==> flow/design.v <==
module segments_lut(input [4:0] score, output [13:0] segments);
    reg[13:0] seg;
    assign segments = seg;
    always @(score) begin
        case(score)
            5'd0  : seg = 14'b00000000111111;
            5'd1  : seg = 14'b00000000000011;
            5'd2  : seg = 14'b00000001101101;
            5'd3  : seg = 14'b00000001100111;
            5'd4  : seg = 14'b00000001010011;
            5'd5  : seg = 14'b00000001110110;
            5'd6  : seg = 14'b00000001111110;
            5'd7  : seg = 14'b00000000100011;
            5'd8  : seg = 14'b00000001111111;
            5'd9  : seg = 14'b00000001110111;
            5'd10 : seg = 14'b00000110111111;
            5'd11 : seg = 14'b00000110000011;
            5'd12 : seg = 14'b00000111101101;
            5'd13 : seg = 14'b00000111100111;
            5'd14 : seg = 14'b00000111010011;
            5'd15 : seg = 14'b00000111110110;
            5'd16 : seg = 14'b00000111111110;
            5'd17 : seg = 14'b00000110100011;
            5'd18 : seg = 14'b00000111111111;
            5'd19 : seg = 14'b00000111110111;
            5'd20 : seg = 14'b11011010111111;
            5'd21 : seg = 14'b11011010000011;
            5'd22 : seg = 14'b11011011101101;
            5'd23 : seg = 14'b11011011100111;
            5'd24 : seg = 14'b11011011010011;
            5'd25 : seg = 14'b11011011110110;
            5'd26 : seg = 14'b11011011111110;
            5'd27 : seg = 14'b11011010100011;
            5'd28 : seg = 14'b11011011111111;
            5'd29 : seg = 14'b11011011110111;
            5'd30 : seg = 14'b11001110111111;
            5'd31 : seg = 14'b11001110000011;
            default: seg = 7'b00000001111000;
        endcase
    end
endmodule
module video_encoder(input        clk, rst,
                                  bat_size,
                                  p1_win,
                                  p2_win,
                                  turn,
                                  start_state,
                     input [1:0]  mode,
                     input [4:0]  p1_score,
                                  p2_score,
                     input [9:0] p1_y,
                                  p2_y,
                                  ball_x,
                                  ball_y,
                                  x,
                                  y,
                     output       px_data);
    localparam LB = 20,     
               RB = 620,    
               TB = 20,     
               BB = 460,    
               thick = 6;  
    reg ML_ff , ML_nxt ,   
        FBL_ff, FBL_nxt,   
        FBR_ff, FBR_nxt,   
        SQ_ff , SQ_nxt ,   
        P1_ff , P1_nxt ,   
        P1F_ff, P1F_nxt,   
        P2_ff , P2_nxt ,   
        P2F_ff, P2F_nxt,   
        P2S_ff, P2S_nxt;   
    reg [5:0] size_ff, size_nxt;  
    wire [13:0] scl, scr;
    reg px_data_ff, px_data_nxt;
    assign px_data = px_data_ff;
    segments_lut segl(p1_score, scl);
    segments_lut segr(p2_score, scr);
    function automatic [2:0] column;
        input [9:0] tlx;
        input [6:0] size, size2, size3, size4, size5;
        begin
            if(x >= tlx && x < tlx + size) begin
                column = 0;
            end else
            if(x >= tlx + size && x < tlx + size2) begin
                column = 1;
            end else
            if(x >= tlx + size2 && x < tlx + size3) begin
                column = 2;
            end else
            if(x >= tlx + size3 && x < tlx + size4) begin
                column = 3;
            end else
            if(x >= tlx + size4 && x < tlx + size5) begin
                column = 4;
            end else column = 5;
        end
    endfunction
    function automatic letter_data;
        input [9:0] tlx, tly, x, y;
        input [4:0] letter;
        input [3:0] size;
        reg [0:29] seg;
        reg [6:0] size2, size3, size4, size5, size6;
        reg[2:0] col;
        letter_data = 1'b0;
        begin
            case(letter)
                5'd0  : seg = 30'b01110_10001_11111_10001_10001_10001;  
                5'd1  : seg = 30'b11110_10001_11110_10001_10001_11110;  
                5'd2  : seg = 30'b01110_10001_10000_10000_10001_01110;  
                5'd3  : seg = 30'b11110_10001_10001_10001_10001_11110;  
                5'd4  : seg = 30'b11111_10000_11100_10000_10000_11111;  
                5'd5  : seg = 30'b11111_10000_11100_10000_10000_10000;  
                5'd6  : seg = 30'b01110_10001_10000_10011_10001_01110;  
                5'd7  : seg = 30'b10001_10001_10001_11111_10001_10001;  
                5'd8  : seg = 30'b01110_00100_00100_00100_00100_01110;  
                5'd9  : seg = 30'b00010_00010_00010_00010_01010_00100;  
                5'd10 : seg = 30'b10001_10010_11100_10010_10001_10001;  
                5'd11 : seg = 30'b10000_10000_10000_10000_10000_11111;  
                5'd12 : seg = 30'b10001_11011_10101_10001_10001_10001;  
                5'd13 : seg = 30'b10001_11001_10101_10011_10001_10001;  
                5'd14 : seg = 30'b01110_10001_10001_10001_10001_01110;  
                5'd15 : seg = 30'b11110_10001_11110_10000_10000_10000;  
                5'd16 : seg = 30'b01100_10010_10010_10010_10010_01101;  
                5'd17 : seg = 30'b11110_10001_11110_10100_10010_10001;  
                5'd18 : seg = 30'b01111_10000_01110_00001_00001_11110;  
                5'd19 : seg = 30'b11111_00100_00100_00100_00100_00100;  
                5'd20 : seg = 30'b10001_10001_10001_10001_10001_01110;  
                5'd21 : seg = 30'b10001_10001_10001_01010_01010_00100;  
                5'd22 : seg = 30'b10001_10001_10001_10101_10101_01010;  
                5'd23 : seg = 30'b10001_01010_00100_01010_10001_10001;  
                5'd24 : seg = 30'b10001_01010_00100_00100_00100_00100;  
                5'd25 : seg = 30'b11111_00010_00100_01000_10000_11111;  
                5'd26 : seg = 30'b10000_10000_10000_10000_00000_10000;  
                5'd27 : seg = 30'b00100_01010_00010_00100_00000_00100;  
                5'd28 : seg = 30'b00000_00000_00000_00000_00000_00100;  
                5'd29 : seg = 30'b00000_00000_01110_00000_00000_00000;  
                5'd30 : seg = 30'b00100_01100_10100_00100_00100_00100;  
                5'd31 : seg = 30'b01110_10001_00010_00100_01000_11111;  
                default: seg = 30'b00000_00000_00000_00000_00000_00000;
            endcase
            size2 = size  + size;
            size3 = size2 + size;
            size4 = size3 + size;
            size5 = size4 + size;
            size6 = size5 + size;
            col = column(tlx, size, size2, size3, size4, size5);
            if(col != 5) begin
                if(y >= tly && y < tly + size ) begin
                    if(seg[col]) letter_data = 1'b1;
                end
                if(y >= tly + size  && y < tly + size2) begin
                    if(seg[5 + col]) letter_data = 1'b1;
                end
                if(y >= tly + size2 && y < tly + size3) begin
                    if(seg[10 + col]) letter_data = 1'b1;
                end
                if(y >= tly + size3 && y < tly + size4) begin
                    if(seg[15 + col]) letter_data = 1'b1;
                end
                if(y >= tly + size4 && y < tly + size5) begin
                    if(seg[20 + col]) letter_data = 1'b1;
                end
                if(y >= tly + size5 && y < tly + size6) begin
                    if(seg[25 + col]) letter_data = 1'b1;
                end
            end
        end
    endfunction
    always @* begin
        ML_nxt  = ML_ff ;
        FBL_nxt = FBL_ff;
        FBR_nxt = FBR_ff;
        SQ_nxt  = SQ_ff ;
        P1_nxt  = P1_ff ;
        P1F_nxt = P1F_ff;
        P2_nxt  = P2_ff ;
        P2F_nxt = P2F_ff;
        P2S_nxt = P2S_ff;
        size_nxt = size_ff;
        px_data_nxt = 1'b0;
        case(mode)
            2'b00 : begin  
                ML_nxt  = 1'b1;
                FBL_nxt = 1'b0;
                FBR_nxt = 1'b0;
                SQ_nxt  = 1'b0;
                P1_nxt  = 1'b1;
                P1F_nxt = 1'b0;
                P2_nxt  = 1'b1;
                P2F_nxt = 1'b0;
                P2S_nxt = 1'b0;
            end
            2'b01 : begin  
                ML_nxt  = 1'b1;
                FBL_nxt = 1'b1;
                FBR_nxt = 1'b1;
                SQ_nxt  = 1'b0;
                P1_nxt  = 1'b1;
                P1F_nxt = 1'b1;
                P2_nxt  = 1'b1;
                P2F_nxt = 1'b1;
                P2S_nxt = 1'b0;
            end
            2'b10 : begin  
                ML_nxt  = 1'b0;
                FBL_nxt = 1'b1;
                FBR_nxt = 1'b0;
                SQ_nxt  = 1'b1;
                P1_nxt  = 1'b0;
                P1F_nxt = 1'b1;
                P2_nxt  = 1'b0;
                P2F_nxt = 1'b0;
                P2S_nxt = 1'b1;
            end
            2'b11 : begin  
                ML_nxt  = 1'b0;
                FBL_nxt = 1'b1;
                FBR_nxt = 1'b0;
                SQ_nxt  = 1'b1;
                P1_nxt  = 1'b0;
                P1F_nxt = 1'b1;
                P2_nxt  = 1'b0;
                P2F_nxt = 1'b0;
                P2S_nxt = 1'b0;
            end
        endcase
        if(x >= LB && x < RB) begin
            if((y >= TB && y < TB + thick) || (y < BB && y >= BB - thick)) begin
                px_data_nxt = 1'b1;
            end
        end
        if(ML_ff) begin
            if(x >= 317 && x <= 323) begin
                if(   (y >= 36 && y < 46) ||
                      (y >= 56 && y < 66) ||
                      (y >= 76 && y < 86) ||
                    (y >=  96 && y < 106) ||
                    (y >= 116 && y < 126) ||
                    (y >= 136 && y < 146) ||
                    (y >= 156 && y < 166) ||
                    (y >= 176 && y < 186) ||
                    (y >= 196 && y < 206) ||
                    (y >= 216 && y < 226) ||
                    (y >= 235 && y < 245) ||
                    (y >= 254 && y < 264) ||
                    (y >= 274 && y < 284) ||
                    (y >= 294 && y < 304) ||
                    (y >= 314 && y < 324) ||
                    (y >= 334 && y < 344) ||
                    (y >= 354 && y < 364) ||
                    (y >= 374 && y < 384) ||
                    (y >= 394 && y < 404) ||
                    (y >= 414 && y < 424) ||
                    (y >= 434 && y < 444)
                ) begin
                    px_data_nxt = 1'b1;
                end
            end
        end
        if(FBL_ff) begin
            if(x >= LB && x < LB + thick) begin
                if((y >= TB && y < 130) || (y >= 350 && y < BB)) begin
                    px_data_nxt = 1'b1;
                end
            end
        end
        if(FBR_ff) begin
            if(x >= RB - thick && x < RB) begin
                if((y >= TB && y < 130) || (y >= 350 && y < BB)) begin
                    px_data_nxt = 1'b1;
                end
            end
        end
        if(SQ_ff) begin
            if(x >= LB && x < LB + thick) begin
                if(y >= 130 && y < 350) begin
                    px_data_nxt = 1'b1;
                end
            end
        end
        if(bat_size) begin
            size_nxt = 6'd15;
        end else begin
            size_nxt = 6'd25;
        end
        if(y >= p1_y - size_ff && y < p1_y + size_ff) begin
            if(P1_ff && x >= 40 && x < 46) begin
                px_data_nxt = 1'b1;
            end
            if(P1F_ff && x >= 484 && x < 490) begin
                px_data_nxt = 1'b1;
            end
        end
        if(y >= p2_y - size_ff && y < p2_y + size_ff) begin
            if(P2_ff && x >= 594 && x < 600) begin
                px_data_nxt = 1'b1;
            end
            if(P2F_ff && x >= 150 && x < 156) begin
                px_data_nxt = 1'b1;
            end
            if(P2S_ff && (x == 500 || x == 501 || x == 504 || x == 505)) begin
                px_data_nxt = 1'b1;
            end
        end
        if(x >= ball_x - 4 && x < ball_x + 4) begin
            if(y >= ball_y - 4 && y < ball_y + 4) begin
                px_data_nxt = 1'b1;
            end
        end
        if(x >= 282 && x < 300) begin
            if(y >= 50 && y <= 56) begin
                if(scl[5]) begin
                    px_data_nxt = 1'b1;
                end
            end
            if(y >= 62 && y <= 68) begin
                if(scl[6]) begin
                    px_data_nxt = 1'b1;
                end
            end
            if(y >= 74 && y <= 80) begin
                if(scl[2]) begin
                    px_data_nxt = 1'b1;
                end
            end
        end
        if(x >= 282 && x < 288) begin
            if(y >= 50 && y < 68) begin
                if(scl[4]) begin
                    px_data_nxt = 1'b1;
                end
            end
            if(y >= 62 && y < 80) begin
                if(scl[3]) begin
                    px_data_nxt = 1'b1;
                end
            end
        end
        if(x >= 294 && x < 300) begin
            if(y >= 50 && y < 68) begin
                if(scl[0]) begin
                    px_data_nxt = 1'b1;
                end
            end
            if(y >= 62 && y < 80) begin
                if(scl[1]) begin
                    px_data_nxt = 1'b1;
                end
            end
        end
        if(x >= 258 && x < 276) begin
            if(y >= 50 && y <= 56) begin
                if(scl[12]) begin
                    px_data_nxt = 1'b1;
                end
            end
            if(y >= 62 && y <= 68) begin
                if(scl[13]) begin
                    px_data_nxt = 1'b1;
                end
            end
            if(y >= 74 && y <= 80) begin
                if(scl[9]) begin
                    px_data_nxt = 1'b1;
                end
            end
        end
        if(x >= 258 && x < 264) begin
            if(y >= 50 && y < 68) begin
                if(scl[11]) begin
                    px_data_nxt = 1'b1;
                end
            end
            if(y >= 62 && y < 80) begin
                if(scl[10]) begin
                    px_data_nxt = 1'b1;
                end
            end
        end
        if(x >= 270 && x < 276) begin
            if(y >= 50 && y < 68) begin
                if(scl[7]) begin
                    px_data_nxt = 1'b1;
                end
            end
            if(y >= 62 && y < 80) begin
                if(scl[8]) begin
                    px_data_nxt = 1'b1;
                end
            end
        end
        if(x >= 340 && x < 358) begin
            if(y >= 50 && y <= 56) begin
                if(scr[12]) begin
                    px_data_nxt = 1'b1;
                end
            end
            if(y >= 62 && y <= 68) begin
                if(scr[13]) begin
                    px_data_nxt = 1'b1;
                end
            end
            if(y >= 74 && y <= 80) begin
                if(scr[9]) begin
                    px_data_nxt = 1'b1;
                end
            end
        end
        if(x >= 340 && x < 346) begin
            if(y >= 50 && y < 68) begin
                if(scr[11]) begin
                    px_data_nxt = 1'b1;
                end
            end
            if(y >= 62 && y < 80) begin
                if(scr[10]) begin
                    px_data_nxt = 1'b1;
                end
            end
        end
        if(x >= 352 && x < 358) begin
            if(y >= 50 && y < 68) begin
                if(scr[7]) begin
                    px_data_nxt = 1'b1;
                end
            end
            if(y >= 62 && y < 80) begin
                if(scr[8]) begin
                    px_data_nxt = 1'b1;
                end
            end
        end
        if(x >= 364 && x < 382) begin
            if(y >= 50 && y <= 56) begin
                if(scr[5]) begin
                    px_data_nxt = 1'b1;
                end
            end
            if(y >= 62 && y <= 68) begin
                if(scr[6]) begin
                    px_data_nxt = 1'b1;
                end
            end
            if(y >= 74 && y <= 80) begin
                if(scr[2]) begin
                    px_data_nxt = 1'b1;
                end
            end
        end
        if(x >= 364 && x < 370) begin
            if(y >= 50 && y < 68) begin
                if(scr[4]) begin
                    px_data_nxt = 1'b1;
                end
            end
            if(y >= 62 && y < 80) begin
                if(scr[3]) begin
                    px_data_nxt = 1'b1;
                end
            end
        end
        if(x >= 376 && x < 382) begin
            if(y >= 50 && y < 68) begin
                if(scr[0]) begin
                    px_data_nxt = 1'b1;
                end
            end
            if(y >= 62 && y < 80) begin
                if(scr[1]) begin
                    px_data_nxt = 1'b1;
                end
            end
        end
        if(mode == 2'b10) begin
            if(x >= 550  && x < 570 && y >= 50 && y < 70) px_data_nxt = letter_data(10'd550 , 10'd50, x, y, 5'd15, 4'd3);
            if(x >= 570  && x < 590 && y >= 50 && y < 70) begin
                if(!turn) begin
                    px_data_nxt = letter_data(10'd570 , 10'd50, x, y, 5'd30, 4'd3);
                end else begin
                    px_data_nxt = letter_data(10'd570 , 10'd50, x, y, 5'd31, 4'd3);
                end
            end                 
        end
        if(p1_win || p2_win) begin
            if(x >= 120 && x < 160 && y >= 190 && y < 240) px_data_nxt = letter_data(10'd120, 10'd190, x, y, 5'd24, 4'd6);
            if(x >= 160 && x < 200 && y >= 190 && y < 240) px_data_nxt = letter_data(10'd160, 10'd190, x, y, 5'd14, 4'd6);
            if(x >= 200 && x < 240 && y >= 190 && y < 240) px_data_nxt = letter_data(10'd200, 10'd190, x, y, 5'd20, 4'd6);
            if(p1_win) begin
                if(x >= 114 && x < 154 && y >= 240 && y < 290) px_data_nxt = letter_data(10'd114, 10'd240, x, y, 5'd22, 4'd6);
                if(x >= 154 && x < 194 && y >= 240 && y < 290) px_data_nxt = letter_data(10'd154, 10'd240, x, y, 5'd8,  4'd6);
                if(x >= 194 && x < 234 && y >= 240 && y < 290) px_data_nxt = letter_data(10'd194, 10'd240, x, y, 5'd13, 4'd6);
                if(x >= 234 && x < 274 && y >= 240 && y < 290) px_data_nxt = letter_data(10'd234, 10'd240, x, y, 5'd26, 4'd6);
            end else begin
                if(x >=  92 && x < 132 && y >= 240 && y < 290) px_data_nxt = letter_data(10'd92 , 10'd240, x, y, 5'd11, 4'd6);
                if(x >= 132 && x < 172 && y >= 240 && y < 290) px_data_nxt = letter_data(10'd132, 10'd240, x, y, 5'd14, 4'd6);
                if(x >= 172 && x < 212 && y >= 240 && y < 290) px_data_nxt = letter_data(10'd172, 10'd240, x, y, 5'd18, 4'd6);
                if(x >= 212 && x < 252 && y >= 240 && y < 290) px_data_nxt = letter_data(10'd212, 10'd240, x, y, 5'd4,  4'd6);
                if(x >= 252 && x < 292 && y >= 240 && y < 290) px_data_nxt = letter_data(10'd252, 10'd240, x, y, 5'd26, 4'd6);
            end
            if(mode != 2'b11) begin
                if(x >= 410 && x < 450 && y >= 190 && y < 240) px_data_nxt = letter_data(10'd410, 10'd190, x, y, 5'd24, 4'd6);
                if(x >= 450 && x < 490 && y >= 190 && y < 240) px_data_nxt = letter_data(10'd450, 10'd190, x, y, 5'd14, 4'd6);
                if(x >= 490 && x < 530 && y >= 190 && y < 240) px_data_nxt = letter_data(10'd490, 10'd190, x, y, 5'd20, 4'd6);
                if(p2_win) begin
                    if(x >= 404 && x < 444 && y >= 240 && y < 290) px_data_nxt = letter_data(10'd404, 10'd240, x, y, 5'd22, 4'd6);
                    if(x >= 444 && x < 484 && y >= 240 && y < 290) px_data_nxt = letter_data(10'd444, 10'd240, x, y, 5'd8,  4'd6);
                    if(x >= 484 && x < 524 && y >= 240 && y < 290) px_data_nxt = letter_data(10'd484, 10'd240, x, y, 5'd13, 4'd6);
                    if(x >= 524 && x < 564 && y >= 240 && y < 290) px_data_nxt = letter_data(10'd524, 10'd240, x, y, 5'd26, 4'd6);
                end else begin
                    if(x >= 382 && x < 422 && y >= 240 && y < 290) px_data_nxt = letter_data(10'd382, 10'd240, x, y, 5'd11, 4'd6);
                    if(x >= 422 && x < 462 && y >= 240 && y < 290) px_data_nxt = letter_data(10'd422, 10'd240, x, y, 5'd14, 4'd6);
                    if(x >= 462 && x < 502 && y >= 240 && y < 290) px_data_nxt = letter_data(10'd462, 10'd240, x, y, 5'd18, 4'd6);
                    if(x >= 502 && x < 542 && y >= 240 && y < 290) px_data_nxt = letter_data(10'd502, 10'd240, x, y, 5'd4,  4'd6);
                    if(x >= 542 && x < 582 && y >= 240 && y < 290) px_data_nxt = letter_data(10'd542, 10'd240, x, y, 5'd26, 4'd6);
                end
            end
        end
        if(start_state) begin
            if(x >= 70  && x < 85  && y >= 380 && y < 400) px_data_nxt = letter_data(10'd70 , 10'd380, x, y, 5'd15, 4'd2);
            if(x >= 85  && x < 100 && y >= 380 && y < 400) px_data_nxt = letter_data(10'd85 , 10'd380, x, y, 5'd17, 4'd2);
            if(x >= 100 && x < 115 && y >= 380 && y < 400) px_data_nxt = letter_data(10'd100, 10'd380, x, y, 5'd4 , 4'd2);
            if(x >= 115 && x < 130 && y >= 380 && y < 400) px_data_nxt = letter_data(10'd115, 10'd380, x, y, 5'd18, 4'd2);
            if(x >= 130 && x < 145 && y >= 380 && y < 400) px_data_nxt = letter_data(10'd130, 10'd380, x, y, 5'd18, 4'd2);
            if(x >= 160 && x < 175 && y >= 380 && y < 400) px_data_nxt = letter_data(10'd160, 10'd380, x, y, 5'd18, 4'd2);
            if(x >= 175 && x < 190 && y >= 380 && y < 400) px_data_nxt = letter_data(10'd175, 10'd380, x, y, 5'd19, 4'd2);
            if(x >= 190 && x < 205 && y >= 380 && y < 400) px_data_nxt = letter_data(10'd190, 10'd380, x, y, 5'd0 , 4'd2);
            if(x >= 205 && x < 220 && y >= 380 && y < 400) px_data_nxt = letter_data(10'd205, 10'd380, x, y, 5'd17, 4'd2);
            if(x >= 220 && x < 235 && y >= 380 && y < 400) px_data_nxt = letter_data(10'd220, 10'd380, x, y, 5'd19, 4'd2);
        end         
    end     
    always @(posedge clk or posedge rst) begin
        if(rst) begin
            ML_ff      <= 1'b0;
            FBL_ff     <= 1'b0;
            FBR_ff     <= 1'b0;
            SQ_ff      <= 1'b0;
            P1_ff      <= 1'b0;
            P1F_ff     <= 1'b0;
            P2_ff      <= 1'b0;
            P2F_ff     <= 1'b0;
            P2S_ff     <= 1'b0;
            size_ff    <= 6'd0;
            px_data_ff <= 1'b0;
        end else begin
            ML_ff      <= ML_nxt;
            FBL_ff     <= FBL_nxt;
            FBR_ff     <= FBR_nxt;
            SQ_ff      <= SQ_nxt;
            P1_ff      <= P1_nxt;
            P1F_ff     <= P1F_nxt;
            P2_ff      <= P2_nxt;
            P2F_ff     <= P2F_nxt;
            P2S_ff     <= P2S_nxt;
            size_ff    <= size_nxt;
            px_data_ff <= px_data_nxt;
        end
    end
endmodule
module color_module(
    input         clk, rst,
                  px_data,
                  enable,
    input   [1:0] mode,
    input  [9:0] x, y,
    output [29:0] color_data);
    reg [29:0] color_data_ff, color_data_nxt;
    assign color_data = color_data_ff;
    always @* begin
        color_data_nxt = color_data_ff;
        if(mode == 1'b00) begin  
            if(!px_data) begin
                color_data_nxt = 30'b1101000000_0101000000_0011000000;
            end else color_data_nxt = 30'b1111111111_1111111111_1111111111;
        end else if(mode == 1'b01) begin  
            if(!px_data) begin
                if(x > 0   && x <  80 ||
                   x > 160 && x < 240 ||
                   x > 320 && x < 400 ||
                   x > 480 && x < 560) begin
                    color_data_nxt = 30'b0010000000_1000000000_0010000000;
                   end else color_data_nxt = 30'b0000000000_0110000000_0000000000;
            end else color_data_nxt = 30'b1111111111_1111111111_1111111111;
        end else begin  
            if(!px_data) begin
                if(x % 10 == 0) begin  
                    color_data_nxt = 30'b1010000000_0110000000_0010000000;
                end else color_data_nxt = 30'b1100000000_1000000000_0100000000;  
                if((x/10)%2) begin  
                    if(y == 120 || y == 240 || y == 360) begin
                        color_data_nxt = 30'b1010000000_0110000000_0010000000;
                    end
                end else begin
                    if(y == 60 || y == 180 || y == 300 || y == 420) begin
                        color_data_nxt = 30'b1010000000_0110000000_0010000000;
                    end
                end
            end else color_data_nxt = 30'b1111111111_1111111111_1111111111;
        end
    end
    always @(posedge clk or posedge rst) begin
        if(rst) begin
            color_data_ff <= 30'b0000000000_0000000000_0000000000;
        end else if(enable) begin
            color_data_ff <= color_data_nxt;
        end else if(px_data) begin
            color_data_ff <= 30'b1111111111_1111111111_1111111111;
        end else begin
            color_data_ff <= 1'b0000000000_0000000000_0000000000;
        end
    end
endmodule
`timescale 1ns/1ns
module vga_controller(input clk, px_en, rst, input[29:0] px_data, output[9:0] px_h, px_v, 
                        output[9:0] RED, GRN, BLU, output HSYNC, VSYNC);
    reg hs_ff, hs_nxt, vs_ff, vs_nxt;
    reg[9:0] hcount_ff, hcount_nxt;
    reg[9:0] vcount_ff, vcount_nxt;
    wire[11:0] h_total = 12'd800, v_total = 12'd525;
    wire[9:0] h_data = 10'd640, v_data = 10'd480;
    wire[7:0] h_fp = 8'd16, h_bp = 8'd48, h_pw = 8'd96, v_fp = 8'd10, v_bp = 8'd33, v_pw = 8'd2;
    wire polarity = 1'b1;
    assign RED = (hcount_ff < h_data && vcount_ff < v_data) ? px_data[29:20] : 10'd0;
    assign GRN = (hcount_ff < h_data && vcount_ff < v_data) ? px_data[19:10] : 10'd0;
    assign BLU = (hcount_ff < h_data && vcount_ff < v_data) ? px_data[9:0]   : 10'd0;
    assign HSYNC = hs_ff;
    assign VSYNC = vs_ff;
    assign px_h = hcount_ff < h_data ? hcount_ff : 1'b0;
    assign px_v = vcount_ff < v_data ? vcount_ff : 1'b0;
    always @* begin
        hs_nxt = hs_ff;
        vs_nxt = vs_ff;
        hcount_nxt = hcount_ff + 10'd1;
        vcount_nxt = vcount_ff;
        if(hcount_ff == h_total - 1) begin
            hcount_nxt = 10'd0;
            vcount_nxt = vcount_ff + 10'd1;
        end
        if(hcount_ff == h_data + h_fp - 1) begin
            hs_nxt = !polarity;
        end
        if(hcount_ff == h_data + h_fp + h_pw - 1) begin
            hs_nxt = polarity;
        end
        if(vcount_ff == v_total - 1) begin
            vcount_nxt = 10'd0;
        end
        if(vcount_ff == v_data + v_fp - 1) begin
            vs_nxt = !polarity;
        end
        if(vcount_ff == v_data + v_fp + v_pw - 1) begin
            vs_nxt = polarity;
        end
    end
    always @(posedge clk or posedge rst) begin
        if(rst) begin
            hs_ff <= 1'b1;
            vs_ff <= 1'b1;
            hcount_ff <= 10'd0;
            vcount_ff <= 10'd0;
        end else if(px_en) begin
            hs_ff <= hs_nxt;
            vs_ff <= vs_nxt;
            hcount_ff <= hcount_nxt;
            vcount_ff <= vcount_nxt;
        end
    end
endmodule
module clk_divider(input clk, rst, output px_clk);
    reg px_clk_ff, px_clk_nxt;
    assign px_clk = px_clk_ff;
    always @* begin
        px_clk_nxt = ~px_clk_ff;
    end
    always @(posedge clk or posedge rst) begin
        if(rst) begin
            px_clk_ff <= 1'b0;
        end else begin
            px_clk_ff <= px_clk_nxt;
        end
    end
endmodule
module adc_reader(input clk, rst, input[8:0] adc, output sel, output[9:0] p1_y, p2_y);
    reg[9:0] p1_ff, p1_nxt, p2_ff, p2_nxt;
    reg sel_ff, sel_nxt;
    reg[4:0] counter_ff, counter_nxt;  
    assign p1_y = p1_ff;
    assign p2_y = p2_ff;
    assign sel = sel_ff;
    always @* begin
        sel_nxt = sel_ff;
        p1_nxt = p1_ff;
        p2_nxt = p2_ff;
        counter_nxt = counter_ff + 5'd1;
        if(!counter_ff) begin
            sel_nxt = sel_ff + 1'b1;  
            if(sel_ff) begin
                p2_nxt[8:0] = adc;
                p2_nxt[9] = 1'b0;
            end else begin
                p1_nxt[8:0] = adc;
                p1_nxt[9] = 1'b0;
            end
        end
    end
    always @(posedge clk or posedge rst) begin
        if(rst) begin
            p1_ff <= 9'd240;
            p2_ff <= 9'd240;
            sel_ff <= 1'b0;
            counter_ff <= 5'd1;
        end else begin
            p1_ff <= p1_nxt;
            p2_ff <= p2_nxt;
            sel_ff <= sel_nxt;
            counter_ff <= counter_nxt;
        end
    end
endmodule
module paddle_controller(input clk, rst, p, m, bat_size, output[9:0] p2_y);
    reg [3:0] counter_ff, counter_nxt;  
    reg [9:0] p2_ff, p2_nxt;
    assign p2_y = p2_ff;
    always @* begin
        p2_nxt = p2_ff;
        counter_nxt = counter_ff + 4'd1;
        if(!counter_ff) begin
            if(!p) begin
                p2_nxt = p2_ff + 10'd1;
            end
            if(!m) begin
                p2_nxt = p2_ff - 10'd1;
            end
        end
        if(bat_size) begin
            if(p2_ff < 10'd40)  p2_nxt = 10'd40;
            if(p2_ff > 10'd440) p2_nxt = 10'd440;
        end else begin
            if(p2_ff < 10'd50)  p2_nxt = 10'd50;
            if(p2_ff > 10'd430) p2_nxt = 10'd430;
        end
    end
    always @(posedge clk or posedge rst) begin
        if(rst) begin
            p2_ff <= 10'd240;
            counter_ff <= 4'd1;
        end else begin
            p2_ff <= p2_nxt;
            counter_ff <= counter_nxt;
        end
    end
endmodule
module heading_detect(input clk, rst, input [9:0] x, y, output xh, yh);
    reg xh_ff, xh_nxt, yh_ff, yh_nxt;
    reg [9:0] x_ff, x_nxt, y_ff, y_nxt;
    assign xh = xh_ff;
    assign yh = yh_ff;
    always @* begin
        x_nxt = x;
        y_nxt = y;
        if(x < x_ff)
            xh_nxt = 1'b0;
        else if(x > x_ff)
            xh_nxt = 1'b1;
        else  xh_nxt = xh_ff;
        if(y < y_ff)
            yh_nxt = 1'b0;
        else if(y > y_ff)
            yh_nxt = 1'b1;
        else  yh_nxt = yh_ff;
    end
    always @(posedge clk or posedge rst) begin
        if(rst) begin
            xh_ff <= 1'b1;
            yh_ff <= 1'b1;
            x_ff <= 10'd60;
            y_ff <= 10'd60;
        end else begin
            xh_ff <= xh_nxt;
            yh_ff <= yh_nxt;
            x_ff <= x_nxt;
            y_ff <= y_nxt;
        end
    end
endmodule
module auto_player(
    input clk, rst, en,
          turn, hit, wall,   
          start_state, 
          hard_mode,         
          xh, yh,            
    input [1:0] mode,        
    input [9:0] bx, by, py,  
    output p, m              
);
reg p_ff, p_nxt,  
    m_ff, m_nxt;  
reg [4:0] err_count_ff, err_count_nxt;
reg [5:0] error_ff, error_nxt;
reg wall_ff, wall_nxt;
assign p = p_ff;
assign m = m_ff;
always @* begin
    p_nxt = p_ff;
    m_nxt = m_ff;
    err_count_nxt = err_count_ff;
    error_nxt = error_ff;
    wall_nxt = wall_ff;
    if(!hard_mode) begin
        if(hit || (mode == 2'b10 && wall)) err_count_nxt = err_count_ff + 5'd1;
    end else err_count_nxt = 1'b0;
    if(start_state) begin
        wall_nxt = 1'b0;
    end
    if(wall) begin
        wall_nxt = 1'b1;
    end
    case(err_count_ff)
        5'd0  : error_nxt = 6'd0;
        5'd1  : error_nxt = 6'd5;
        5'd2  : error_nxt = 6'd26;
        5'd3  : error_nxt = 6'd29;
        5'd4  : error_nxt = 6'd0;
        5'd5  : error_nxt = 6'd30;
        5'd6  : error_nxt = 6'd26;
        5'd7  : error_nxt = 6'd28;
        5'd8  : error_nxt = 6'd5;
        5'd9  : error_nxt = 6'd7;
        5'd10 : error_nxt = 6'd40;
        5'd11 : error_nxt = 6'd26;
        5'd12 : error_nxt = 6'd24;
        5'd13 : error_nxt = 6'd19;
        5'd14 : error_nxt = 6'd29;
        5'd15 : error_nxt = 6'd26;
        5'd16 : error_nxt = 6'd31;
        5'd17 : error_nxt = 6'd5;
        5'd18 : error_nxt = 6'd28;
        5'd19 : error_nxt = 6'd31;
        5'd20 : error_nxt = 6'd27;
        5'd21 : error_nxt = 6'd0;
        5'd22 : error_nxt = 6'd17;
        5'd23 : error_nxt = 6'd31;
        5'd24 : error_nxt = 6'd26;
        5'd25 : error_nxt = 6'd27;
        5'd26 : error_nxt = 6'd26;
        5'd27 : error_nxt = 6'd28;
        5'd28 : error_nxt = 6'd31;
        5'd29 : error_nxt = 6'd34;
        5'd30 : error_nxt = 6'd8;
        5'd31 : error_nxt = 6'd26;
        default: error_nxt = 6'd0;
    endcase
    if((mode == 2'b00 && xh) || (mode == 2'b01 && wall_ff) || (mode == 2'b10 && turn)) begin  
            if(py < by - error_ff) begin
                p_nxt = 1'b0;
                m_nxt = 1'b1;
            end else if(py > by + error_ff) begin
                p_nxt = 1'b1;
                m_nxt = 1'b0;
            end else begin
                p_nxt = 1'b1;
                m_nxt = 1'b1;
            end
    end else begin  
        p_nxt = 1'b1;
        m_nxt = 1'b1; 
    end
end
always @(posedge clk or posedge rst) begin
    if(rst) begin
        p_ff <= 1'b0;
        m_ff <= 1'b0;
        err_count_ff <= 5'd0;
        error_ff <= 6'd0;
        wall_ff <= 1'b0;
    end else if(en) begin
        p_ff <= p_nxt;
        m_ff <= m_nxt;
        err_count_ff <= err_count_nxt;
        error_ff <= error_nxt;
        wall_ff <= wall_nxt;
    end else begin
        p_ff <= 1'b1;
        m_ff <= 1'b1;
    end
end
endmodule
module sound_output(input clk, rst, hit, wall, goal, output sound);
    reg hit_ff , wall_ff , goal_ff,
        hit_nxt, wall_nxt, goal_nxt,
        sound_ff, sound_nxt;
    reg [12:0] counter_ff, counter_nxt;  
    reg [5:0] pulse_ff, pulse_nxt;  
    assign sound = sound_ff;
    always @* begin
        counter_nxt = counter_ff + 13'd1;
        hit_nxt = hit_ff;
        wall_nxt = wall_ff;
        goal_nxt = goal_ff;
        sound_nxt = sound_ff;
        pulse_nxt = 6'd1;
        if(hit) hit_nxt = 1'b1;
        if(wall) wall_nxt = 1'b1;
        if(goal) goal_nxt = 1'b1;
        if(hit || wall || goal) counter_nxt = 13'b1;
        if(!counter_ff) begin
            hit_nxt = 1'b0;
            wall_nxt = 1'b0;
            goal_nxt = 1'b0;
        end
        if(hit_ff || wall_ff || goal_ff) begin
            pulse_nxt = pulse_ff + 6'd1;
            if(hit_ff) begin
                if(pulse_ff == 6'd25)
                    pulse_nxt = 6'd0;
            end
            if(wall_ff) begin
                if(pulse_ff == 6'd50)
                    pulse_nxt = 6'd0;
            end
            if(goal_ff) begin
                if(pulse_ff == 6'd13)
                    pulse_nxt = 6'd0;
            end
            if(!pulse_ff) begin
                sound_nxt = ~sound_ff;
            end
        end else sound_nxt = 1'b0;
    end
    always @(posedge clk or posedge rst) begin
        if(rst) begin
            counter_ff <= 13'd0;
            hit_ff <= 1'b0;
            wall_ff <= 1'b0;
            goal_ff <= 1'b0;
            sound_ff <= 1'b0;
            pulse_ff <= 6'd1;
        end else begin
            counter_ff <= counter_nxt;
            hit_ff <= hit_nxt;
            wall_ff <= wall_nxt;
            goal_ff <= goal_nxt;
            sound_ff <= sound_nxt;
            pulse_ff <= pulse_nxt;
        end
    end
endmodule
module game_controller( input clk, rst,     
                        input  [9:0] p1_in,        
                                      p2_in,       
                        input  [1:0]  mode,        
                                      max_score,   
                        input         ball_speed,  
                                      serve_type,  
                                      angle,       
                                      bat_size,    
                                      restart,     
                                      start,       
                        output        p1_win,      
                                      p2_win,      
                                      turn,        
                                      start_state, 
                                      hit,         
                                      wall,        
                                      goal,        
                        output [1:0]  mode_out,    
                        output [4:0]  p1_score,    
                                      p2_score,    
                        output [9:0]  ball_x,      
                                      ball_y);     
    localparam[1:0] START = 2'b00,
                    GAME  = 2'b01,
                    SERVE = 2'b10,
                    ENDG  = 2'b11;
    reg [1:0] state_ff, state_nxt;
    reg [1:0] mode_ff, mode_nxt;
    reg start_state_ff;
    reg hit_ff, hit_nxt, wall_ff, wall_nxt, goal_ff, goal_nxt;
    reg [9:0] x_ff, x_nxt, y_ff, y_nxt;  
    reg xh_ff, xh_nxt, yh_ff, yh_nxt;     
    reg [3:0] counter_ff, counter_nxt;   
    reg mini_counter_ff, mini_counter_nxt;
    reg ball_en_ff, ball_en_nxt;
    reg [4:0] rand_pos_ff, rand_pos_nxt;
    reg [1:0] move_counter_ff, move_counter_nxt;
    reg [4:0] p1_score_ff, p1_score_nxt, p2_score_ff, p2_score_nxt;  
    reg turn_ff, turn_nxt;  
    reg [4:0] win_score;
    reg win1_ff, win1_nxt, win2_ff, win2_nxt;
    reg [4:0] bat;
    assign mode_out = mode_ff;
    assign start_state = start_state_ff;
    assign hit = hit_ff;
    assign wall = wall_ff;
    assign goal = goal_ff;
    assign p1_win = win1_ff;
    assign p2_win = win2_ff;
    assign turn = turn_ff;
    assign p1_score = p1_score_ff;
    assign p2_score = p2_score_ff;
    assign ball_x = x_ff;
    assign ball_y = y_ff;
    function [1:0] angles;
        input [4:0] pos;
        case(pos)
            5'd0  : angles = 2'd0;
            5'd1  : angles = 2'd1;
            5'd2  : angles = 2'd2;
            5'd3  : angles = 2'd1;
            5'd4  : angles = 2'd2;
            5'd5  : angles = 2'd0;
            5'd6  : angles = 2'd0;
            5'd7  : angles = 2'd2;
            5'd8  : angles = 2'd1;
            5'd9  : angles = 2'd0;
            5'd10 : angles = 2'd1;
            5'd11 : angles = 2'd0;
            5'd12 : angles = 2'd1;
            5'd13 : angles = 2'd2;
            5'd14 : angles = 2'd2;
            5'd15 : angles = 2'd0;
            5'd16 : angles = 2'd2;
            5'd17 : angles = 2'd1;
            5'd18 : angles = 2'd2;
            5'd19 : angles = 2'd0;
            5'd20 : angles = 2'd0;
            5'd21 : angles = 2'd2;
            5'd22 : angles = 2'd1;
            5'd23 : angles = 2'd0;
            5'd24 : angles = 2'd1;
            5'd25 : angles = 2'd0;
            5'd26 : angles = 2'd2;
            5'd27 : angles = 2'd1;
            5'd28 : angles = 2'd1;
            5'd29 : angles = 2'd0;
            5'd30 : angles = 2'd0;
            5'd31 : angles = 2'd2;
            default : angles = 2'd0;
        endcase
    endfunction
    always @* begin
        state_nxt = state_ff;
        mode_nxt = mode_ff;
        hit_nxt = 1'b0;
        wall_nxt = 1'b0;
        goal_nxt = 1'b0;
        p1_score_nxt = p1_score_ff;
        p2_score_nxt = p2_score_ff;
        turn_nxt = turn_ff;
        win1_nxt = win1_ff;
        win2_nxt = win2_ff;
        counter_nxt = counter_ff + 4'd1;
        mini_counter_nxt = mini_counter_ff;
        move_counter_nxt = move_counter_ff;
        rand_pos_nxt = rand_pos_ff;
        x_nxt = x_ff;
        y_nxt = y_ff;
        xh_nxt = xh_ff;
        yh_nxt = yh_ff;
        ball_en_nxt = ball_en_ff;
        case(state_ff)
            START : begin
                mode_nxt = mode;
                p1_score_nxt = 5'b0;
                p2_score_nxt = 5'b0;
                win1_nxt = 1'b0;
                win2_nxt = 1'b0;
                x_nxt = 10'd60;
                y_nxt = 10'd60;
                xh_nxt = 1'b1;
                yh_nxt = 1'b1;
                ball_en_nxt = 1'b0;
                turn_nxt = 1'b0;
                if(start) state_nxt = GAME;
            end
            GAME  : begin
                ball_en_nxt = 1'b1;
            end
            SERVE : begin
                ball_en_nxt = 1'b0;
                if(p1_score_ff >= win_score || p2_score_ff >= win_score) begin
                    state_nxt = ENDG;
                    if(p1_score_ff > p2_score_ff)
                        win1_nxt = 1'b1;
                    else win2_nxt = 1'b1;
                end else if(serve_type) state_nxt = GAME;
            end
            ENDG  : begin
                ball_en_nxt = 1'b1;
                if(restart) state_nxt = START;
            end
        endcase
        if(!counter_ff) begin
            mini_counter_nxt = mini_counter_ff + 1'b1;
        end
        if((!mini_counter_ff || ball_speed) && !counter_ff && ball_en_ff) begin
            move_counter_nxt = move_counter_ff + 1'b1;
            if(xh_ff) begin  
                x_nxt = x_ff + 10'd1;
            end else begin
                x_nxt = x_ff - 10'd1;
            end
            if(!angle || move_counter_ff == angles(rand_pos_ff)) begin
                move_counter_nxt = 2'b00;
                if(yh_ff) begin
                    y_nxt = y_ff + 10'd1;
                end else begin
                    y_nxt = y_ff - 10'd1;
                end
            end
        end
        case(mode_ff)
            2'b00 : begin  
                if(x_ff <= 10'd15) begin
                    xh_nxt = 1'b1;
                    x_nxt = 10'd160;
                    p2_score_nxt = p2_score_ff + 5'd1;
                    if(state_ff == GAME) state_nxt = SERVE;
                    goal_nxt = 1'b1;
                end
                if(x_ff >= 10'd625) begin
                    xh_nxt = 1'b0;
                    x_nxt = 10'd480;
                    p1_score_nxt = p1_score_ff + 5'd1;
                    if(state_ff == GAME) state_nxt = SERVE;
                    goal_nxt = 1'b1;
                end
            end
            2'b01 : begin  
                if(x_ff <= 10'd30) begin
                    if(!(y_ff >= 10'd134 && y_ff <= 10'd344)) begin
                        xh_nxt = 1'b1;
                        x_nxt = 10'd31;
                        wall_nxt = 1'b1;
                    end else if(x_ff <= 10'd15) begin
                        xh_nxt = 1'b1;
                        x_nxt = 10'd160;
                        p2_score_nxt = p2_score_ff + 5'd1;
                        if(state_ff == GAME) state_nxt = SERVE;
                        goal_nxt = 1'b1;
                    end
                end
                if(x_ff >= 10'd610) begin
                    if(!(y_ff >= 10'd134 && y_ff <= 10'd344)) begin
                        xh_nxt = 1'b0;
                        x_nxt = 10'd609;
                        wall_nxt = 1'b1;
                    end else if(x_ff >= 10'd625) begin
                        xh_nxt = 1'b0;
                        x_nxt = 10'd480;
                        p1_score_nxt = p1_score_ff + 5'd1;
                        if(state_ff == GAME) state_nxt = SERVE;
                        goal_nxt = 1'b1;
                    end
                end
            end
            2'b10 : begin  
                if(x_ff <= 10'd30) begin
                    xh_nxt = 1'b1;
                    x_nxt = 10'd31;
                    rand_pos_nxt = rand_pos_ff + 2'd1;
                    wall_nxt = 1'b1;
                end
                if(x_ff >= 625) begin
                    x_nxt = 10'd100;
                    goal_nxt = 1'b1;
                    if(turn_ff) begin
                        p1_score_nxt = p1_score_ff + 5'd1;
                        if(state_ff == GAME) state_nxt = SERVE;
                    end else begin
                        p2_score_nxt = p2_score_ff + 5'd1;
                        if(state_ff == GAME) state_nxt = SERVE;
                    end
                end
            end
            2'b11 : begin  
                if(x_ff <= 10'd30) begin
                    xh_nxt = 1'b1;
                    x_nxt = 10'd31;
                    rand_pos_nxt = rand_pos_ff + 2'd1;
                    wall_nxt = 1'b1;
                end
                if(x_ff >= 10'd625) begin
                    x_nxt = 10'd100;
                    p2_score_nxt = p2_score_ff + 5'd1;
                    if(state_ff == GAME) state_nxt = SERVE;
                    goal_nxt = 1'b1;
                end
            end
        endcase
        if(mode_ff== 2'b00 || mode_ff== 2'b01) begin  
            if(x_ff >= 10'd40 && x_ff < 10'd49 && y_ff >= p1_in - 4 - bat && y_ff <= p1_in + 4 + bat) begin
                xh_nxt = 1'b1;
                x_nxt = 10'd50;
                rand_pos_nxt = rand_pos_ff + 2'd1;
                hit_nxt = 1'b1;
            end
            if(x_ff >= 10'd591 && x_ff < 10'd600 && y_ff >= p2_in - 4 - bat && y_ff <= p2_in + 4 + bat) begin
                xh_nxt = 1'b0;
                x_nxt = 10'd590;
                rand_pos_nxt = rand_pos_ff + 2'd1;
                hit_nxt = 1'b1;
            end
        end
        if(mode_ff== 2'b01) begin  
            if(x_ff >= 10'd484 && x_ff < 10'd494 && y_ff >= p1_in - 4 - bat && y_ff <= p1_in + 4 + bat) begin
                xh_nxt = 1'b1;
                x_nxt = 10'd495;
                rand_pos_nxt = rand_pos_ff + 2'd1;
                hit_nxt = 1'b1;
                if(y_ff < 10'd240) begin
                    yh_nxt = 1'b1;
                end else begin
                    yh_nxt = 1'b0;
                end
            end
            if(x_ff >= 10'd146 && x_ff < 10'd156 && y_ff >= p2_in - 4 - bat && y_ff <= p2_in + 4 + bat) begin
                xh_nxt = 1'b0;
                x_nxt = 10'd145;
                rand_pos_nxt = rand_pos_ff + 2'd1;
                hit_nxt = 1'b1;
                if(y_ff < 10'd240) begin
                    yh_nxt = 1'b1;
                end else begin
                    yh_nxt = 1'b0;
                end
            end
        end
        if(mode_ff== 2'b10) begin  
            if(x_ff >= 10'd496 && x_ff < 10'd506 && y_ff >= p2_in - 4 - bat && y_ff <= p2_in + 4 + bat && turn_ff) begin
                xh_nxt = 1'b0;
                x_nxt = 10'd479;
                rand_pos_nxt = rand_pos_ff + 2'd1;
                turn_nxt = turn_ff + 1'b1;
                hit_nxt = 1'b1;
            end
        end
        if(mode_ff== 2'b10 || mode_ff== 2'b11) begin  
            if(x_ff >= 10'd480 && x_ff < 10'd490 && y_ff >= p1_in - 4 - bat && y_ff <= p1_in + 4 + bat && !turn_ff) begin
                xh_nxt = 1'b0;
                x_nxt = 10'd479;
                rand_pos_nxt = rand_pos_ff + 2'd1;
                if(mode == 2'b10) turn_nxt = turn_ff + 1'b1;
                if(mode_ff== 2'b11) begin
                    p1_score_nxt = p1_score_ff + 5'd1;
                    if(p1_score_ff >= max_score) state_nxt = SERVE;
                end
                hit_nxt = 1'b1;
            end
        end
        if(y_ff <= 10'd30) begin
            yh_nxt = 1'b1;
            y_nxt = 10'd31;
            wall_nxt = 1'b1;
        end
        if(y_ff >= 10'd450) begin
            yh_nxt = 1'b0;
            y_nxt = 10'd445;
            wall_nxt = 1'b1;
        end
    end
    always @(posedge clk or posedge rst) begin
        if(rst) begin 
            state_ff <= START;
            mode_ff <= 2'b00;
            start_state_ff <= 1'b0;
            hit_ff <= 1'b0;
            wall_ff <= 1'b0;
            goal_ff <= 1'b0;
            p1_score_ff <= 5'd0;
            p2_score_ff <= 5'd0;
            turn_ff <= 1'b0;
            win_score <= 5'd10;
            win1_ff <= 1'b0;
            win2_ff <= 1'b0;
            counter_ff <= 4'd1;
            mini_counter_ff <= 1'b1;
            move_counter_ff <= 1'b1;
            rand_pos_ff <= 5'd0;
            x_ff <= 10'd60;
            y_ff <= 10'd60;
            xh_ff <= 1'b1;
            yh_ff <= 1'b1;
            ball_en_ff <= 1'b0;
            bat <= 5'd25;
        end else begin
            state_ff <= state_nxt;
            mode_ff <= mode_nxt;
            if(state_ff != ENDG) begin
                p1_score_ff <= p1_score_nxt;
                p2_score_ff <= p2_score_nxt;
            end
            if(state_ff == START)
                start_state_ff <= 1'b1;
            else start_state_ff <= 1'b0;
            if(state_ff != ENDG) begin
                hit_ff <= hit_nxt;
                wall_ff <= wall_nxt;
                goal_ff <= goal_nxt;
            end else begin
                hit_ff <= 1'b0;
                wall_ff <= 1'b0;
                goal_ff <= 1'b0;
            end
            win1_ff <= win1_nxt;
            win2_ff <= win2_nxt;
            turn_ff <= turn_nxt;
            counter_ff <= counter_nxt;
            mini_counter_ff <= mini_counter_nxt;
            move_counter_ff <= move_counter_nxt;
            rand_pos_ff <= rand_pos_nxt;
            x_ff <= x_nxt;
            y_ff <= y_nxt;
            xh_ff <= xh_nxt;
            yh_ff <= yh_nxt;
            ball_en_ff <= ball_en_nxt;
            if(bat_size) begin
                bat <= 5'd15;
            end else begin
                bat <= 5'd25;
            end
            case(max_score)
            2'b00 : win_score <= 5'd10;
            2'b01 : win_score <= 5'd15;
            2'b10 : win_score <= 5'd20;
            2'b11 : win_score <= 5'd30;
        endcase
        end
    end
endmodule
module top(input clk, rst, ball_speed, serve_type, angle, bat_size, restart, start, en_color, auto, hard_mode, input[3:0] mode, max_score, input[8:0] adc, output sel, size, output sound, output [9:0] RED, GRN, BLU, output HSYNC, VSYNC, px_clk, blank);
    wire [9:0] x, y, p1_y, p2_y, bx, by;
    reg [9:0] p2_y_ff;
    wire px_data_out;
    wire [29:0] px_data_in;
    wire [4:0] score1, score2;
    wire p1_win, p2_win, turn, start_state, hit, wall, goal;
    wire p2p, p2m, xh, yh;
    wire [1:0] game_mode;
    reg[1:0] mode_in, score_in;
    wire [9:0] ap2_y, pp2_y;
    assign blank = 1'b1;
    assign size = bat_size;
    assign p2_y = p2_y_ff;
    always @(posedge clk) begin
        if(auto) p2_y_ff <= ap2_y;
        else p2_y_ff <= pp2_y;
    end
    always @(posedge clk or posedge rst) begin
        if(rst) begin
            mode_in <= 2'b00;
            score_in <= 2'b00;
        end else begin
        if(mode[0]) mode_in <= 2'b00;
        if(mode[1]) mode_in <= 2'b01;
        if(mode[2]) mode_in <= 2'b10;
        if(mode[3]) mode_in <= 2'b11;
        if(max_score[0]) score_in <= 2'b00;
        if(max_score[1]) score_in <= 2'b01;
        if(max_score[2]) score_in <= 2'b10;
        if(max_score[3]) score_in <= 2'b11;
        end
    end
    paddle_controller pctrl(clk, rst, p2p, p2m, bat_size, ap2_y);
    heading_detect heading_detect(clk, rst, bx, by, xh, yh);
    auto_player auto_player(clk, rst, auto, turn, hit, wall, start_state, hard_mode, xh, yh, game_mode, bx, by, ap2_y, p2p, p2m);
    adc_reader adc_reader(clk, rst, adc, sel, p1_y, pp2_y);
    clk_divider clk_divider(clk, rst, px_clk);
    sound_output sound_output(clk, rst, hit, wall, goal, sound);
    game_controller game_controller(clk, rst, p1_y, p2_y, mode_in, score_in, ball_speed, serve_type, angle, bat_size, restart, start, p1_win, p2_win, turn, start_state, hit, wall, goal, game_mode, score1, score2, bx, by);
    video_encoder video_encoder(clk, rst, bat_size, p1_win, p2_win, turn, start_state, game_mode, score1, score2, p1_y, p2_y, bx, by, x, y, px_data_out);
    color_module color_module(clk, rst, px_data_out, en_color, game_mode, x, y, px_data_in);
    vga_controller vga_controller(clk, ~px_clk, rst, px_data_in, x, y, RED, GRN, BLU, HSYNC, VSYNC);
endmodule
Step by step through the tools: top --
Tool output for the design above, in the order of the flow. Lines are those of the file above, counted from 1. Library cell names are shortened. A cell with -- has no value.
Set-up: design top top, clock input clk, library sky130hd, timing corner tt_025C_1v80

Word level --
Source: Yosys, flattened and elaborated, memories not mapped. Widths are those after wreduce. Registers that Yosys merges into a memory's read port (data or address) are not register bits. Print and check cells do not count. Memory sizes are those after Yosys's memory passes, which may raise the word count (mostly to a power of two), join words into wider ones and drop unused or constant bits.
Operators by class: shifts and indexed selects 222, reduce/logical cells 444, div/mod/pow operators 2, multiplexer cells 1408, add/sub/neg operators 446, bitwise logic cells 4, equality and inequality tests 75, order comparisons 516
Operator list (number):
- indexed select 30 x 32 -> 1 bit | 222
- subtractor 5 x 32 -> 32 bit (first input constant) | 185
- 2-to-1 mux 30 bit | 113
- 2-to-1 mux 1 bit | 903
- >= comparator 10 x 8 -> 1 bit (second input constant) | 83
- less-than comparator 10 x 8 -> 1 bit (second input constant) | 83
- less-than comparator 10 x 9 -> 1 bit (second input constant) | 76
- 2-to-1 mux 3 bit | 250
- >= comparator 10 x 9 -> 1 bit (second input constant) | 74
- adder 5 x 3 -> 6 bit (first input constant) | 74
- 2-to-1 mux 10 bit | 43
- >= comparator 10 x 7 -> 1 bit (second input constant) | 39
- less-than comparator 10 x 7 -> 1 bit (second input constant) | 38
- adder 4 x 3 -> 5 bit (first input constant) | 74
- logical AND 1 bit | 358
- less-than comparator 10 bit (second input constant) | 34
- >= comparator 10 bit (second input constant) | 31
- subtractor 5 x 3 -> 6 bit (first input constant) | 37
- adder 3 x 3 -> 4 bit (first input constant) | 37
- 2-to-1 mux 5 bit | 29
- >= comparator 10 x 32 -> 1 bit | 4
- divider 10 x 4 -> 32 bit (second input constant) | 1
- remainder unit 10 x 4 -> 32 bit (second input constant) | 1
- inequality test 3 bit (second input constant) | 37
- >= comparator 10 x 6 -> 1 bit (second input constant) | 11
- less-than comparator 10 x 6 -> 1 bit (second input constant) | 9
- == test 10 x 9 -> 1 bit (second input constant) | 9
- 2-to-1 mux 29 bit | 3
Other operator kinds: 78; their cells: 259.
Storage and ports: output and inout bits 37, clocked read ports x word width 6, memory bits (read-only) 1088, input bits 28, word-level cells 3178, bits in registers 224, memories kept 4
Memory list:
- (no name shown) | words 32, bits a word 13, read ports 1, write ports 0, RTL line 5
- (no name shown) | words 32, bits a word 13, read ports 1, write ports 0, RTL line 5
- (no name shown) | words 32, bits a word 6, read ports 1, write ports 0, RTL line 819 | case(err_count_ff)
- (no name shown) | words 32, bits a word 2, read ports 1, write ports 0, RTL line 1006 | case(pos)

Logic depth --
Yosys ltp: most cells in a row. Word level: on the elaborated netlist, between registers, memories and ports. Mapped: between sequential cells and ports; inverters and the memories' decode and read muxes count.
Depth: depth after elaboration 153, ABC_AREA 1, gate-level depth with buffers 69, depth with buffers taken out 68

Netlist --
Source: synth_stat.txt of the flow (Yosys; design flattened, memories mapped). It holds for the ABC_AREA given above (unset counts as 0); a run with the other value may have another netlist.
Synthesis totals: flip-flops 205, cell area after synthesis 47256.6 um^2, buffer cells 125, area of sequential cells 5127.4 um^2, standard cells after synthesis 7446
Cells by type:
- ha_1 | number 865, area in all 1.08E+04 um^2
- nand2_1 | number 1454, area in all 5.46E+03 um^2
- inv_1 | number 1138, area in all 4.27E+03 um^2
- dfrtp_1 | number 157, area in all 3.93E+03 um^2
- o21ai_0 | number 560, area in all 2.8E+03 um^2
- nor2_1 | number 688, area in all 2.58E+03 um^2
- nand3_1 | number 502, area in all 2512.41 um^2
- a21oi_1 | number 420, area in all 2.1E+03 um^2
- xor2_1 | number 216, area in all 1.89E+03 um^2
- dfstp_2 | number 38, area in all 998.458 um^2
- xnor2_1 | number 107, area in all 937.149 um^2
- o211ai_1 | number 117, area in all 878.342 um^2
- nor3_1 | number 167, area in all 835.802 um^2
- nand4_1 | number 90, area in all 563.04 um^2
- o2111ai_1 | number 50, area in all 437.92 um^2
- a31oi_1 | number 63, area in all 394.128 um^2
- clkbuf_1 | number 86, area in all 322.81 um^2
- a211oi_1 | number 35, area in all 262.752 um^2
Other cell types: 69; their cells: 693.

Timing after synthesis --
Path of least setup slack by OpenSTA after synthesis, without wires, with an ideal clock, recovery checks aside; 20% of the period is set as input and as output delay. Where synthesis merged equal registers, the netlist keeps one of their names.
Timing path post-synthesis: kind flip-flop to flip-flop, start point register vga_controller.hcount_ff[7], end point register video_encoder.px_data_ff, path delay 5.893 ns, period 10.0 ns, launch time at the first pin 0.000 ns, path buffers 2, slack 4.107 ns, data required time 9.877 ns, library setup time 0.123 ns, driving pins on the path 67, arrival 5.770 ns, synthesis period reached 5.893 ns
"path delay" is the arrival time less input delay plus setup time. "driving pins on the path" counts driving pins, that of a launching flip-flop among them; a cell with two outputs on the path counts twice. "synthesis period reached" is the clock period less the worst setup slack; recovery checks do not enter. This is arithmetic on one report: input and output delays are still those of the set period (20% each). Between the ends stands the longest chain of elaborated cells between them, by number of cells; it is not shown to be the way that was timed. Of several equally long chains one is given. A line is the first line of the expression or statement that the cell stems from. Yosys adds cells for indexed reads and writes and turns some case tables into memories.
Between the ends, post-synthesis: cell sequence dfrtp_1 > buf_4 > o21ai_4 > nand2_2 > buf_2 > nor2_1 > o21ai_0 > nand2_1 > inv_1 > nand2_1 > nand3_1 > inv_1 > ha_1 > ha_1 > ha_1 > o21ai_0 > nand2_1 > a32oi_1 > (+31 left out) > nand2_1 > nand2_1 > nand2_1 > nand2_1 > nand2_1 > nand2_1 > nand2_1 > nand2_1 > nand2_1 > nand2_1 > nand2_1 > nand2_1 > nand2_1 > nand2_1 > nand2_1 > nand2_1 > nand2_1 > a21oi_1, length of the longest elaborated chain 134, elaborated cells on any way between the ends 2463, those cells by class add/sub (407); compare (351); eq/ne (41); shift (222); mux (1171); reduce/logical (271)
RTL lines, path post-synthesis:
- from (decl) | RTL line 618 | reg[9:0] hcount_ff, hcount_nxt;
- from (assign) | RTL line 660 | hcount_ff <= 10'd0;
- from (assign) | RTL line 665 | hcount_ff <= hcount_nxt;
- less-than comparator 10 bit | RTL line 629 | assign px_h = hcount_ff < h_data ? hcount_ff : 1'b0;
- 2-to-1 mux 10 bit | RTL line 629
- >= comparator 10 x 5 -> 1 bit | RTL line 229 | if(x >= LB && x < RB) begin
- logical AND 1 bit | RTL line 229
- 2-to-1 mux 1 bit | RTL line 229
- 2-to-1 mux 1 bit | RTL line 236 | if(   (y >= 36 && y < 46) ||
- 2-to-1 mux 1 bit | RTL line 235 | if(x >= 317 && x <= 323) begin
- (+120 left out)
- 2-to-1 mux 1 bit | RTL line 525 | if(x >= 130 && x < 145 && y >= 380 && y < 400) px_data_nxt = letter_data(10'd130, 10'd380, x, y, 5'd18, 4'd2);
- 2-to-1 mux 1 bit | RTL line 526 | if(x >= 160 && x < 175 && y >= 380 && y < 400) px_data_nxt = letter_data(10'd160, 10'd380, x, y, 5'd18, 4'd2);
- 2-to-1 mux 1 bit | RTL line 527 | if(x >= 175 && x < 190 && y >= 380 && y < 400) px_data_nxt = letter_data(10'd175, 10'd380, x, y, 5'd19, 4'd2);
- 2-to-1 mux 1 bit | RTL line 528 | if(x >= 190 && x < 205 && y >= 380 && y < 400) px_data_nxt = letter_data(10'd190, 10'd380, x, y, 5'd0 , 4'd2);
- 2-to-1 mux 1 bit | RTL line 529 | if(x >= 205 && x < 220 && y >= 380 && y < 400) px_data_nxt = letter_data(10'd205, 10'd380, x, y, 5'd17, 4'd2);
- 2-to-1 mux 1 bit | RTL line 530 | if(x >= 220 && x < 235 && y >= 380 && y < 400) px_data_nxt = letter_data(10'd220, 10'd380, x, y, 5'd19, 4'd2);
- 2-to-1 mux 1 bit | RTL line 520 | if(start_state) begin
- to (assign) | RTL line 545 | px_data_ff <= 1'b0;
- to (assign) | RTL line 557 | px_data_ff <= px_data_nxt;
- to (decl) | RTL line 74 | reg px_data_ff, px_data_nxt;

Worst path after layout --
From the final timing report of job 2: the path of least setup slack in the routed layout; clock arrival at registers is part of the times.
Timing path post-layout: kind flip-flop to flip-flop, start point register vga_controller.hcount_ff[7], end point register video_encoder.px_data_ff, slack 0.83 ns, driving pins on the path 62, period 8.61 ns, path buffers 1, launch time at the first pin 0.58 ns, data required time 9.12 ns, arrival 8.29 ns, library setup time 0.07 ns
Between the ends stands the longest chain of elaborated cells between them, by number of cells; it is not shown to be the way that was timed. Of several equally long chains one is given.
Between the ends, post-layout: cell sequence dfrtp_1 > o21ai_4 > buf_4 > nand2_2 > nand2_2 > inv_2 > nand2_1 > nor2_1 > o21ai_2 > nand3_1 > inv_1 > ha_1 > ha_1 > inv_1 > nand4_1 > o21ai_0 > nand2_1 > nand2_1 > (+26 left out) > nand2_1 > nand2_1 > nand2_1 > nand2_1 > nand2_1 > nand2_1 > nand2_1 > nand2_1 > nand2_1 > nand2_1 > nand2_1 > nand2_1 > nand2_1 > nand2_1 > nand2_1 > nand2_1 > nand2_1 > a21oi_1, length of the longest elaborated chain 134, elaborated cells on any way between the ends 2463, those cells by class add/sub (407); compare (351); eq/ne (41); shift (222); mux (1171); reduce/logical (271)
RTL lines, path post-layout:
- from (decl) | RTL line 618 | reg[9:0] hcount_ff, hcount_nxt;
- from (assign) | RTL line 660 | hcount_ff <= 10'd0;
- from (assign) | RTL line 665 | hcount_ff <= hcount_nxt;
- less-than comparator 10 bit | RTL line 629 | assign px_h = hcount_ff < h_data ? hcount_ff : 1'b0;
- 2-to-1 mux 10 bit | RTL line 629
- >= comparator 10 x 5 -> 1 bit | RTL line 229 | if(x >= LB && x < RB) begin
- logical AND 1 bit | RTL line 229
- 2-to-1 mux 1 bit | RTL line 229
- 2-to-1 mux 1 bit | RTL line 236 | if(   (y >= 36 && y < 46) ||
- 2-to-1 mux 1 bit | RTL line 235 | if(x >= 317 && x <= 323) begin
- (+120 left out)
- 2-to-1 mux 1 bit | RTL line 525 | if(x >= 130 && x < 145 && y >= 380 && y < 400) px_data_nxt = letter_data(10'd130, 10'd380, x, y, 5'd18, 4'd2);
- 2-to-1 mux 1 bit | RTL line 526 | if(x >= 160 && x < 175 && y >= 380 && y < 400) px_data_nxt = letter_data(10'd160, 10'd380, x, y, 5'd18, 4'd2);
- 2-to-1 mux 1 bit | RTL line 527 | if(x >= 175 && x < 190 && y >= 380 && y < 400) px_data_nxt = letter_data(10'd175, 10'd380, x, y, 5'd19, 4'd2);
- 2-to-1 mux 1 bit | RTL line 528 | if(x >= 190 && x < 205 && y >= 380 && y < 400) px_data_nxt = letter_data(10'd190, 10'd380, x, y, 5'd0 , 4'd2);
- 2-to-1 mux 1 bit | RTL line 529 | if(x >= 205 && x < 220 && y >= 380 && y < 400) px_data_nxt = letter_data(10'd205, 10'd380, x, y, 5'd17, 4'd2);
- 2-to-1 mux 1 bit | RTL line 530 | if(x >= 220 && x < 235 && y >= 380 && y < 400) px_data_nxt = letter_data(10'd220, 10'd380, x, y, 5'd19, 4'd2);
- 2-to-1 mux 1 bit | RTL line 520 | if(start_state) begin
- to (assign) | RTL line 545 | px_data_ff <= 1'b0;
- to (assign) | RTL line 557 | px_data_ff <= px_data_nxt;
- to (decl) | RTL line 74 | reg px_data_ff, px_data_nxt;

Lab notebook: top

Stored flow runs of top (4 of them; Yosys, OpenROAD, sky130hd). They differ in their settings and are not a sequence. Constraints: input delay and output delay 20% of the set period each, output load 0.01 pF.
"achieved period": clock period set for the run, less the worst setup slack. It is reckoned from that one timing run; input and output delays stay at 20% of the period that was set.
"time used up by the worst setup path": the worst setup path's part of the clock period (all of it between registers, 20% less for each end at a port) less its slack. A launch clock that arrives late makes it longer, a capture clock that arrives late makes it shorter.
"total design power" is the tool's figure for a default switching activity; nothing was simulated.

* Job 1 | settings: ABC_AREA 1; CAP_MARGIN 0; CELL_PAD_IN_SITES_DETAIL_PLACEMENT 2; CELL_PAD_IN_SITES_GLOBAL_PLACEMENT 1; CORE_MARGIN 10; CORE_UTILIZATION 48; MAX_ROUTING_LAYER met5; TNS_END_PERCENT 60; period_ns 12.6; SLEW_MARGIN 20 | incomplete, placement halted on DPL-0033
* Job 2 | settings: ABC_AREA 1; CORE_UTILIZATION 24; PLACE_DENSITY 0.6; period_ns 8.61; CAP_MARGIN 20; CORE_MARGIN 2; SLEW_MARGIN 20 | results: post-synthesis cell area 47,256.6 um^2; total design power 3,703 uW; final setup TNS 0.000 ns; final design utilization 0.268; die size 200,467.0 um^2; worst hold slack after layout 0.459 ns; standard-cell area of the final layout 52,242.6 um^2; achieved period 7.782 ns; time used up by the worst setup path 7.78 ns; kind of the worst setup path flip-flop to flip-flop; setup slack of the critical path 0.828 ns
* Job 3 | settings: ABC_AREA 1; CAP_MARGIN 30; CELL_PAD_IN_SITES_DETAIL_PLACEMENT 0; CELL_PAD_IN_SITES_GLOBAL_PLACEMENT 2; CORE_MARGIN 9; CORE_UTILIZATION 22; CTS_CLUSTER_SIZE 70; GPL_TIMING_DRIVEN 0; HOLD_SLACK_MARGIN 0.19; MAX_ROUTING_LAYER met5; PLACE_DENSITY_LB_ADDON 0.07; SETUP_SLACK_MARGIN 1.23; SLEW_MARGIN 35; TNS_END_PERCENT 20; period_ns 13.3 | results: final setup TNS 0.000 ns; die size 231,813.0 um^2; setup slack of the critical path 3.130 ns; standard-cell area of the final layout 52,716.8 um^2; final design utilization 0.248; achieved period 10.170 ns; total design power 2,505 uW; post-synthesis cell area 47,256.6 um^2; worst hold slack after layout 0.411 ns; time used up by the worst setup path 10.17 ns; kind of the worst setup path flip-flop to flip-flop
* Job 4 | settings: ABC_AREA 1; CAP_MARGIN 35; CELL_PAD_IN_SITES_DETAIL_PLACEMENT 0; CELL_PAD_IN_SITES_GLOBAL_PLACEMENT 2; CORE_ASPECT_RATIO 1.39; CORE_UTILIZATION 37; GPL_ROUTABILITY_DRIVEN 0; GPL_TIMING_DRIVEN 0; PLACE_DENSITY_LB_ADDON 0.02; SLEW_MARGIN 20; TNS_END_PERCENT 50; period_ns 5.56; CORE_MARGIN 2 | results: post-synthesis cell area 47,256.6 um^2; total design power 5,567 uW; time used up by the worst setup path 7.39 ns; kind of the worst setup path flip-flop to flip-flop; setup slack of the critical path -1.827 ns; achieved period 7.387 ns; final design utilization 0.425; standard-cell area of the final layout 53,890.4 um^2; worst hold slack after layout 0.422 ns; die size 130,634.0 um^2; final setup TNS -1.827 ns
